==> flow/design.v <==
module B2BCD_IP #(parameter WIDTH = 4, parameter DIGIT = 2)(
    Binary_code,
    BCD_code
);
input  [WIDTH-1: 0]   Binary_code;
output [4*DIGIT-1: 0]    BCD_code;
wire [4*DIGIT-1: 0] shift_result [2:WIDTH-1];
wire [4*DIGIT-1: 0]   add_result [2:WIDTH-2];
genvar i, j;
generate
    for(i=2; i<WIDTH; i=i+1)begin : loop_shift
        if(i==2)begin
            assign shift_result[i] = {{(4*DIGIT-3){1'b0}}, Binary_code[WIDTH-1 : WIDTH-3]};
        end
        else begin
            assign shift_result[i] = {add_result[i-1][4*DIGIT-2: 0], Binary_code[WIDTH-i-1]};
        end   
    end
    for(i=2; i<WIDTH-1; i=i+1)begin : loop_add1
        for(j=0; j<DIGIT; j=j+1)begin
            assign add_result[i][4*j+3:4*j] = (shift_result[i][4*j+3:4*j] > 4)? shift_result[i][4*j+3:4*j] + 3 : shift_result[i][4*j+3:4*j]; 
        end      
    end
endgenerate
assign BCD_code = shift_result[WIDTH-1];
endmodule
module UT_TOP (
    clk, 
    rst_n, 
    in_valid, 
    in_time,
    out_valid, 
    out_display, 
    out_day
);
input        clk, rst_n, in_valid;
input [30:0] in_time;
output reg       out_valid;
output reg [3:0] out_display;
output reg [2:0] out_day;
reg  [3:0]  current_state, next_state;
parameter IDLE       = 4'd0  ;
parameter INPUT      = 4'd1  ;
parameter CAL_16YEAR = 4'd2  ;
parameter CAL_4YEAR  = 4'd3  ;
parameter CAL_YEAR   = 4'd4  ;
parameter CAL_MONTH  = 4'd5  ;
parameter CAL_DAY    = 4'd6  ;
parameter CAL_4HOUR  = 4'd7  ;
parameter CAL_HOUR   = 4'd8  ;
parameter CAL_15MIN  = 4'd9  ;
parameter CAL_MIN    = 4'd10 ;
parameter CAL_SEC    = 4'd11 ;
parameter OUT        = 4'd12 ;
parameter time_16years      = 31'd504921600;   
parameter time_4years       = 31'd126230400;   
parameter time_common_years = 31'd31536000;    
parameter time_leap_years   = 31'd31622400;    
parameter time_odd_month    = 31'd2678400;     
parameter time_even_month   = 31'd2592000;     
parameter time_leap_month   = 31'd2505600;     
parameter time_com_month    = 31'd2419200;     
parameter time_day          = 31'd86400;       
parameter time_4hour        = 31'd14400;       
parameter time_hour         = 31'd3600;        
parameter time_15minute     = 31'd900;         
parameter time_minute       = 31'd60;          
reg [3:0] counter;
reg [30:0] in_time_reg;
reg leap;
reg [10:0] year;
reg [3:0]  month;
reg [4:0]  day;
reg [4:0]  hour;
reg [5:0]  minute;
reg [5:0]  second;
wire [10:0] temp_year;
wire [3:0]  temp_month;
wire [2:0]  week;
reg  [10:0] Binary_code;
wire [15:0] BCD_code;
assign temp_year =  (month < 3)? year-1 : year;
assign temp_month = (month < 3)? month + 12 : month;
assign week = (day + 2*temp_month + 3*(temp_month + 1)/5 + temp_year + temp_year/4 - temp_year/100 + temp_year/400 + 1) % 7;
B2BCD_IP #(11, 4) I_B2BCD_IP ( .Binary_code(Binary_code), .BCD_code(BCD_code) );
always @(*)begin
    case (counter)
        0 : Binary_code = year; 
        1 : Binary_code = year;
        2 : Binary_code = year;
        3 : Binary_code = year;
        4 : Binary_code = {7'b0, month};
        5 : Binary_code = {7'b0, month};
        6 : Binary_code = {6'b0, day};
        7 : Binary_code = {6'b0, day};
        8 : Binary_code = {6'b0, hour};
        9 : Binary_code = {6'b0, hour};
        10: Binary_code = {5'b0, minute};
        11: Binary_code = {5'b0, minute};
        12: Binary_code = {5'b0, second};
        13: Binary_code = {5'b0, second};  
        default: Binary_code = year;
    endcase
end
always @(*) begin
    leap = (year[1:0] == 2'b00)? 1: 0;
end
always @(posedge clk or negedge rst_n) begin
    if(!rst_n)begin
        in_time_reg <= 0;
    end
    else if(in_valid)begin
        in_time_reg <= in_time;
    end
    else if(next_state == CAL_16YEAR)begin
        in_time_reg <= (in_time_reg < time_16years)? in_time_reg : in_time_reg - time_16years;
    end
    else if(next_state == CAL_4YEAR)begin
        in_time_reg <= (in_time_reg < time_4years)? in_time_reg : in_time_reg - time_4years;
    end
    else if(next_state == CAL_YEAR)begin
        if(leap)
            in_time_reg <= (in_time_reg < time_leap_years)? in_time_reg : in_time_reg - time_leap_years;
        else
            in_time_reg <= (in_time_reg < time_common_years)? in_time_reg : in_time_reg - time_common_years;
    end
    else if(next_state == CAL_MONTH)begin
        if(month == 2 && leap) 
            in_time_reg <= (in_time_reg < time_leap_month)? in_time_reg: in_time_reg - time_leap_month;
        else if(month == 2 && !leap) 
            in_time_reg <= (in_time_reg < time_com_month)? in_time_reg: in_time_reg - time_com_month;
        else if(month == 1 || month == 3 || month == 5  || month == 7 || month == 8 || month == 10 || month == 12) 
            in_time_reg <= (in_time_reg < time_odd_month)? in_time_reg: in_time_reg - time_odd_month;
        else 
            in_time_reg <= (in_time_reg < time_even_month)? in_time_reg: in_time_reg - time_even_month;
    end
    else if(next_state == CAL_DAY)begin
        in_time_reg <= (in_time_reg < time_day)? in_time_reg: in_time_reg - time_day;
    end
    else if(next_state == CAL_4HOUR)begin
        in_time_reg <= (in_time_reg < time_4hour)? in_time_reg: in_time_reg - time_4hour;
    end
    else if(next_state == CAL_HOUR)begin
        in_time_reg <= (in_time_reg < time_hour)? in_time_reg: in_time_reg - time_hour;
    end
    else if(next_state == CAL_15MIN)begin
        in_time_reg <= (in_time_reg < time_15minute)? in_time_reg: in_time_reg - time_15minute;
    end
    else if(next_state == CAL_MIN)begin
        in_time_reg <= (in_time_reg < time_minute)? in_time_reg: in_time_reg - time_minute;
    end
end
always @(posedge clk or negedge rst_n) begin
    if(!rst_n)begin
        year <= 'd1970;
    end
    else if(next_state == CAL_16YEAR)begin
        year <= (in_time_reg < time_16years)? year: year + 'd16;
    end
    else if(next_state == CAL_4YEAR)begin
        year <= (in_time_reg < time_4years)? year: year + 'd4;
    end
    else if(next_state == CAL_YEAR)begin
        if(leap)
            year <= (in_time_reg < time_leap_years)? year: year + 'd1;
        else
            year <= (in_time_reg < time_common_years)? year: year + 'd1;
    end
    else if(next_state == IDLE)begin
        year <= 'd1970;
    end
end
always @(posedge clk or negedge rst_n) begin
    if(!rst_n)begin
        month <= 'd1;
    end
    else if(next_state == CAL_MONTH)begin
        if(month == 2 && leap) 
            month <= (in_time_reg < time_leap_month)? month: month + 'd1;
        else if(month == 2 && !leap) 
            month <= (in_time_reg < time_com_month)? month: month + 'd1;
        else if(month == 1 || month == 3 || month == 5  || month == 7 || month == 8 || month == 10 || month == 12)
            month <= (in_time_reg < time_odd_month)? month: month + 'd1;
        else 
            month <= (in_time_reg < time_even_month)? month: month + 'd1;
    end
    else if(next_state == IDLE)begin
        month <= 'd1;
    end
end
always @(posedge clk or negedge rst_n) begin
    if(!rst_n)begin
        day <= 'd1;
    end
    else if(next_state == CAL_DAY)begin
        day <= (in_time_reg < time_day)? day : day + 'd1;
    end
    else if(next_state == IDLE)begin
        day <= 'd1;
    end
end
always @(posedge clk or negedge rst_n) begin
    if(!rst_n)begin
        hour <= 'd0;
    end
    else if(next_state == CAL_4HOUR)begin
        hour <= (in_time_reg < time_4hour)? hour : hour + 'd4;
    end
    else if(next_state == CAL_HOUR)begin
        hour <= (in_time_reg < time_hour)? hour : hour + 'd1;
    end
    else if(next_state == IDLE)begin
        hour <= 'd0;
    end
end
always @(posedge clk or negedge rst_n) begin
    if(!rst_n)begin
        minute <= 'd0;
    end
    else if(next_state == CAL_15MIN)begin
        minute <= (in_time_reg < time_15minute)? minute : minute + 'd15;
    end
    else if(next_state == CAL_MIN)begin
        minute <= (in_time_reg < time_minute)? minute : minute + 'd1;
    end
    else if(next_state == IDLE)begin
        minute <= 'd0;
    end
end
always @(*)begin
    second = in_time_reg[5:0];
end
always @(posedge clk or negedge rst_n) begin
    if(!rst_n)begin
        counter <= 'd0;
    end
    else if(next_state == OUT)begin
        counter <= counter + 1;
    end
    else if(next_state == IDLE)begin
        counter <= 'd0;
    end
end
always@(posedge clk or negedge rst_n)begin
    if(!rst_n)begin
        current_state <= IDLE;
    end
    else begin
        current_state <= next_state;
    end
end
always@(*)begin
    if(!rst_n)
        next_state = IDLE ;
    else begin
        case(current_state)
        IDLE:
            next_state = (!in_valid)? IDLE : INPUT;
        INPUT:
            next_state = CAL_16YEAR;
        CAL_16YEAR:
            next_state = (in_time_reg < time_16years)? CAL_4YEAR : CAL_16YEAR;
        CAL_4YEAR:
            next_state = (in_time_reg < time_4years)? CAL_YEAR : CAL_4YEAR;
        CAL_YEAR:begin
            if(leap) 
                next_state = (in_time_reg < time_leap_years)? CAL_MONTH : CAL_YEAR;
            else 
                next_state = (in_time_reg < time_common_years)? CAL_MONTH : CAL_YEAR;
        end
        CAL_MONTH:begin
            if(month == 2 && leap) 
                next_state = (in_time_reg < time_leap_month)? CAL_DAY : CAL_MONTH;
            else if(month == 2 && !leap) 
                next_state = (in_time_reg < time_com_month)? CAL_DAY : CAL_MONTH;
            else if(month == 1 || month == 3 || month == 5  || month == 7 || month == 8 || month == 10 || month == 12) 
                next_state = (in_time_reg < time_odd_month)? CAL_DAY : CAL_MONTH;
            else 
                next_state = (in_time_reg < time_even_month)? CAL_DAY : CAL_MONTH;
        end 
        CAL_DAY:
            next_state = (in_time_reg < time_day)? CAL_4HOUR : CAL_DAY;  
        CAL_4HOUR:
            next_state = (in_time_reg < time_4hour)? CAL_HOUR : CAL_4HOUR;
        CAL_HOUR:
            next_state = (in_time_reg < time_hour)? CAL_15MIN : CAL_HOUR;
        CAL_15MIN:
            next_state = (in_time_reg < time_15minute)? CAL_MIN : CAL_15MIN;
        CAL_MIN:
            next_state = (in_time_reg < time_minute)? OUT : CAL_MIN;
        OUT:
            next_state = (counter == 14)? IDLE : OUT;
        default :
            next_state = IDLE ;
        endcase
    end
end
always @(posedge clk or negedge rst_n) begin
    if (!rst_n) out_valid <= 'd0;
    else if(next_state == OUT) out_valid <= 'd1;
	else out_valid <= 'd0; 
end
always @(posedge clk or negedge rst_n) begin
	if (!rst_n) out_display <= 'd0;
    else if(next_state == OUT)begin
        case (counter)
            0 : out_display <= BCD_code[15:12];
            1 : out_display <= BCD_code[11:8];
            2 : out_display <= BCD_code[7:4];
            3 : out_display <= BCD_code[3:0];
            4 : out_display <= BCD_code[7:4];
            5 : out_display <= BCD_code[3:0];
            6 : out_display <= BCD_code[7:4];
            7 : out_display <= BCD_code[3:0];
            8 : out_display <= BCD_code[7:4];
            9 : out_display <= BCD_code[3:0];
            10: out_display <= BCD_code[7:4];
            11: out_display <= BCD_code[3:0];
            12: out_display <= BCD_code[7:4];
            13: out_display <= BCD_code[3:0];
        endcase
    end 
	else out_display <= 'd0;
end
always @(posedge clk or negedge rst_n) begin
	if (!rst_n) out_day <= 'd0;
    else if(next_state == OUT) out_day <= week;
	else out_day <= 'd0;
end
endmodule
Tool chain data of UT_TOP:

The steps from the RTL of UT_TOP to its reports follow in flow order.
Line numbers count from 1 in the design file above.
Operators: Yosys type, input widths -> output width; for muxes data width and select width s.
The mark -- stands for no value.

* design top: UT_TOP
* clock port: clk
* library: sky130hd
* timing corner: tt_025C_1v80

Word level:

Counts by Yosys on the flattened word-level netlist (proc, flatten, opt, wreduce; memories kept). Register bits leave out memories and registers merged into their read ports (data or address). Print and check cells are left out. Cells with the same type and inputs are merged into one.

* latch bits: 0
* register bits: 78
* cells after elaboration: 333
* output and inout port bits: 8
* ROM bits: 0
* RAM bits: 0
* bits of input ports: 34
* memories kept: 0
* clocked read ports x word width: 0

* multipliers: 1
* bitwise logic cells: 0
* shifts and indexed selects: 0
* div/mod/pow operators: 4
* muxes and demuxes: 115
* reduce/logical cells: 33
* eq/ne operators: 70
* magnitude comparators: 40
* $add $sub $neg: 59

Operators by type and width (count)
* $mux 31: 27
* $div 11x9->32 const B: 1
* $div 11x7->32 const B: 1
* $mux 4: 37
* $sub 31x22->31 const B: 4
* $lt 31x22->1 const B: 4
* $mux 11: 10
* $div 32x3->32 const B: 1
* $mod 32x3->32 const B: 1
* $gt 4x3->1 const B: 22
* $add 4x2->4 const B: 18
* $eq 4x4->1 const B: 18
* $sub 31x25->31 const B: 2
* $lt 31x25->1 const B: 2
* $eq 4x3->1 const B: 14
* $pmux 11 s5: 1
* $pmux 4 s12: 1
* $mux 5: 8
* $add 32x1->32 const B: 1
* $add 32x11->32: 1
* $add 32x32->32: 1
* $sub 32x32->32: 1
* $add 32x9->32: 1
* $eq 4x2->1 const B: 8
* $add 6x32->32: 1
* $sub 31x10->31 const B: 1
* $lt 31x10->1 const B: 1
* $sub 31x12->31 const B: 1

Not listed: further kinds 61, cells in them 133.

Depth:

Depth = most cells in a row (Yosys ltp): at word level without a register or memory, in the mapped netlist without a sequential cell, where the memories' decode and read muxes count.

* word-level depth: 23
* ABC_AREA: 0
* gate-level depth with buffers: 77
* mapped depth without buffers: 72

Synthesis result:

The flow's flattened synthesis, as Yosys stat reports it; memories are mapped. The netlist is that of the ABC_AREA named above (0 if unset); the other value can give another one.
The area totals of this step are shown rounded.

* mapped cells: 2182
* sequential area: 2165 sq um
* buffer cells: 127
* chip area (Yosys): 15440 sq um
* flip-flop cells: 86

Cells by type
* sky130_fd_sc_hd__dfrtp_1: count 76, total area 1.9E+03 sq um
* sky130_fd_sc_hd__ha_1: count 130, total area 1626.56 sq um
* sky130_fd_sc_hd__nand2_1: count 245, total area 919.632 sq um
* sky130_fd_sc_hd__a21oi_1: count 175, total area 875.84 sq um
* sky130_fd_sc_hd__o21ai_0: count 174, total area 870.835 sq um
* sky130_fd_sc_hd__nor2_1: count 202, total area 758.227 sq um
* sky130_fd_sc_hd__xnor2_1: count 75, total area 656.88 sq um
* sky130_fd_sc_hd__inv_1: count 125, total area 469.2 sq um
* sky130_fd_sc_hd__fa_1: count 23, total area 460.442 sq um
* sky130_fd_sc_hd__nand3_1: count 84, total area 420.403 sq um
* sky130_fd_sc_hd__clkbuf_1: count 97, total area 364.099 sq um
* sky130_fd_sc_hd__o211ai_1: count 48, total area 360.346 sq um
* sky130_fd_sc_hd__mux2i_1: count 33, total area 330.317 sq um
* sky130_fd_sc_hd__nor3_1: count 62, total area 310.298 sq um
* sky130_fd_sc_hd__a31oi_1: count 44, total area 275.264 sq um
* sky130_fd_sc_hd__dfstp_2: count 10, total area 262.752 sq um
* sky130_fd_sc_hd__xor2_1: count 30, total area 262.752 sq um
* sky130_fd_sc_hd__mux2_2: count 18, total area 202.694 sq um

Not listed: further types 93, cells in them 531.
The figures by module come from a second, unflattened synthesis with its own total; it is not the netlist above.

* cell total of the unflattened synthesis: 2248
* area (unflattened synthesis): 16150 sq um

Rows give one instance, submodules left out.

Modules
* UT_TOP: cells 1934, instances 1, area 13840 sq um, seq. area 2165 sq um
* B2BCD_IP: cells 314, instances 1, area 2317 sq um, seq. area 0.0 sq um

Path before layout:

Source: OpenSTA report_checks on the synthesized netlist (no wires, ideal clock, input and output delay 20% of the period each), path of least setup slack; recovery checks are left aside. Register names are those of the netlist, which keeps one name where synthesis merged equal registers.

* kind: flip-flop to flip-flop
* from: register month[2]
* to: register out_day[0]
* arrival time: 15.744 ns
* library setup time: 0.132 ns
* path slack: -0.876 ns
* driving pins on the path: 73
* clock period: 15.0 ns
* delay of the path: 15.876 ns
* path buffers: 4
* data required time: 14.868 ns
* launch time at the first pin: 0.000 ns
* period reached after synthesis: 15.876 ns

"delay of the path" is the arrival time less input delay plus setup time.
"driving pins on the path" counts driving pins, that of a launching flip-flop among them; a cell with two outputs on the path counts twice.
"period reached after synthesis" = period - worst setup slack (recovery checks aside). The figure is calculated, with input and output delays left at 20% of the set period.
A register here has more assigning lines than the two given.

* path through: sky130_fd_sc_hd__dfrtp_1 -> sky130_fd_sc_hd__inv_1 -> sky130_fd_sc_hd__ha_1 -> sky130_fd_sc_hd__a21boi_1 -> sky130_fd_sc_hd__buf_1 -> sky130_fd_sc_hd__xnor2_1 -> sky130_fd_sc_hd__nor2_1 -> sky130_fd_sc_hd__xor2_1 -> sky130_fd_sc_hd__ha_1 -> sky130_fd_sc_hd__a21o_1 -> sky130_fd_sc_hd__a21oi_1 -> sky130_fd_sc_hd__clkbuf_1 -> sky130_fd_sc_hd__inv_1 -> sky130_fd_sc_hd__ha_1 -> sky130_fd_sc_hd__nor2_1 -> sky130_fd_sc_hd__a21oi_1 -> sky130_fd_sc_hd__a21oi_1 -> sky130_fd_sc_hd__nor2_1 -> [... 37 more ...] -> sky130_fd_sc_hd__mux2_4 -> sky130_fd_sc_hd__o31a_1 -> sky130_fd_sc_hd__or2_1 -> sky130_fd_sc_hd__a211o_1 -> sky130_fd_sc_hd__nand2_1 -> sky130_fd_sc_hd__ha_1 -> sky130_fd_sc_hd__inv_1 -> sky130_fd_sc_hd__a22oi_1 -> sky130_fd_sc_hd__a32oi_1 -> sky130_fd_sc_hd__nor2_1 -> sky130_fd_sc_hd__o21ai_0 -> sky130_fd_sc_hd__o21a_1 -> sky130_fd_sc_hd__ha_1 -> sky130_fd_sc_hd__inv_1 -> sky130_fd_sc_hd__a41oi_1 -> sky130_fd_sc_hd__a32oi_1 -> sky130_fd_sc_hd__xor2_1 -> sky130_fd_sc_hd__nor2_1
* elaborated cells on any way between the ends: 40
* those cells by class: add/sub (9); mul (1); div (4); compare (1); eq/ne (9); mux (8); reduce/logical (8)

Ends and longest elaborated chain, after synthesis
* start, declared: line 72 `reg [3:0]  month;`
* start, assigned: line 179 `month <= (in_time_reg < time_leap_month)? month: month + 'd1;`
* start, assigned: line 181 `month <= (in_time_reg < time_com_month)? month: month + 'd1;`
* end, assigned: line 326 `if (!rst_n) out_day <= 'd0;`
* end, assigned: line 327 `else if(next_state == OUT) out_day <= week;`
* end, declared: line 40 `output reg [2:0] out_day;`

No chain of elaborated cells between the ends is given.

Timing after layout:

From the final timing report of job 1: the path of least setup slack in the routed layout; clock arrival at registers is part of the times.

* kind: flip-flop to flip-flop
* from: register month[3]
* to: register out_day[1]
* path buffers: 5
* driving pins on the path: 70
* path slack: 0.29 ns
* library setup time: 0.11 ns
* data required time: 15.06 ns
* launch time at the first pin: 0.36 ns
* arrival time: 14.77 ns
* clock period: 14.8 ns

A register here has more assigning lines than the two given.

* path through: sky130_fd_sc_hd__dfrtp_1 -> sky130_fd_sc_hd__inv_2 -> sky130_fd_sc_hd__ha_4 -> sky130_fd_sc_hd__a21boi_4 -> sky130_fd_sc_hd__buf_12 -> sky130_fd_sc_hd__xnor2_4 -> sky130_fd_sc_hd__nor2_2 -> sky130_fd_sc_hd__xor2_2 -> sky130_fd_sc_hd__buf_4 -> sky130_fd_sc_hd__ha_4 -> sky130_fd_sc_hd__a21oi_2 -> sky130_fd_sc_hd__xor2_1 -> sky130_fd_sc_hd__nor2_1 -> sky130_fd_sc_hd__inv_1 -> sky130_fd_sc_hd__ha_4 -> sky130_fd_sc_hd__nor2_4 -> sky130_fd_sc_hd__a21oi_2 -> sky130_fd_sc_hd__a21oi_2 -> [... 34 more ...] -> sky130_fd_sc_hd__nor2b_2 -> sky130_fd_sc_hd__mux2_4 -> sky130_fd_sc_hd__o31a_1 -> sky130_fd_sc_hd__or2_1 -> sky130_fd_sc_hd__a211o_1 -> sky130_fd_sc_hd__nand2_2 -> sky130_fd_sc_hd__ha_4 -> sky130_fd_sc_hd__inv_2 -> sky130_fd_sc_hd__a22oi_2 -> sky130_fd_sc_hd__a32oi_2 -> sky130_fd_sc_hd__nor2_2 -> sky130_fd_sc_hd__o21a_1 -> sky130_fd_sc_hd__ha_2 -> sky130_fd_sc_hd__inv_2 -> sky130_fd_sc_hd__a41oi_2 -> sky130_fd_sc_hd__a32oi_2 -> sky130_fd_sc_hd__or2_1 -> sky130_fd_sc_hd__o211a_1
* elaborated cells on any way between the ends: 40
* those cells by class: add/sub (9); mul (1); div (4); compare (1); eq/ne (9); mux (8); reduce/logical (8)

Ends and longest elaborated chain, post-layout
* start, declared: line 72 `reg [3:0]  month;`
* start, assigned: line 179 `month <= (in_time_reg < time_leap_month)? month: month + 'd1;`
* start, assigned: line 181 `month <= (in_time_reg < time_com_month)? month: month + 'd1;`
* end, assigned: line 326 `if (!rst_n) out_day <= 'd0;`
* end, assigned: line 327 `else if(next_state == OUT) out_day <= week;`
* end, declared: line 40 `output reg [2:0] out_day;`

No chain of elaborated cells between the ends is given.

Lab notebook: UT_TOP

Measured data: module UT_TOP, platform sky130hd, 3 stored runs of the flow under differing settings, order arbitrary. Input and output delays are each 20% of the period that was set; the output load is 0.01 pF.
By "period reached" is meant the clock period of the run minus its worst setup slack. This is arithmetic on one report: input and output delays are still those of the set period (20% each).
"critical setup path time" is the time allowed to the run's worst setup path (the clock period less input and output delay, where it has them) less its slack. Clock arrival times count: a late capture clock shortens it, a late launch clock lengthens it.
The measured numbers are rounded.

### Job 1

Settings: `CORE_UTILIZATION=41`, `period_ns=14.8`, `CAP_MARGIN=20`, `CORE_MARGIN=2`, `SLEW_MARGIN=20`

- Period reached: 14.509 ns
- Mapped cell area after synthesis: 15440 sq um
- Final design utilization: 48.4 %
- Critical setup path time: 14.51 ns
- Worst setup path kind: flip-flop to flip-flop
- Setup slack of the worst path: 0.291 ns
- Die outline area: 39230 sq um
- Summed negative setup slack: 0.000 ns
- Worst hold slack after layout: 0.491 ns
- Standard-cell area of the final layout: 18120 sq um

### Job 2

Settings: `SETUP_SLACK_MARGIN=0.92`, `period_ns=14.8`, `CAP_MARGIN=20`, `CORE_MARGIN=2`, `CORE_UTILIZATION=40`, `SLEW_MARGIN=20`

- Period reached: 14.473 ns
- Mapped cell area after synthesis: 15440 sq um
- Final design utilization: 49.1 %
- Critical setup path time: 14.47 ns
- Worst setup path kind: flip-flop to flip-flop
- Setup slack of the worst path: 0.327 ns
- Die outline area: 40190 sq um
- Summed negative setup slack: 0.000 ns
- Worst hold slack after layout: 0.486 ns
- Standard-cell area of the final layout: 18580 sq um

### Job 3

Settings: `period_ns=15.0`, `CAP_MARGIN=20`, `CORE_MARGIN=2`, `CORE_UTILIZATION=40`, `SLEW_MARGIN=20`

- Period reached: 14.580 ns
- Mapped cell area after synthesis: 15440 sq um
- Final design utilization: 47.4 %
- Critical setup path time: 14.58 ns
- Worst setup path kind: flip-flop to flip-flop
- Setup slack of the worst path: 0.420 ns
- Die outline area: 40190 sq um
- Summed negative setup slack: 0.000 ns
- Worst hold slack after layout: 0.492 ns
- Standard-cell area of the final layout: 17940 sq um
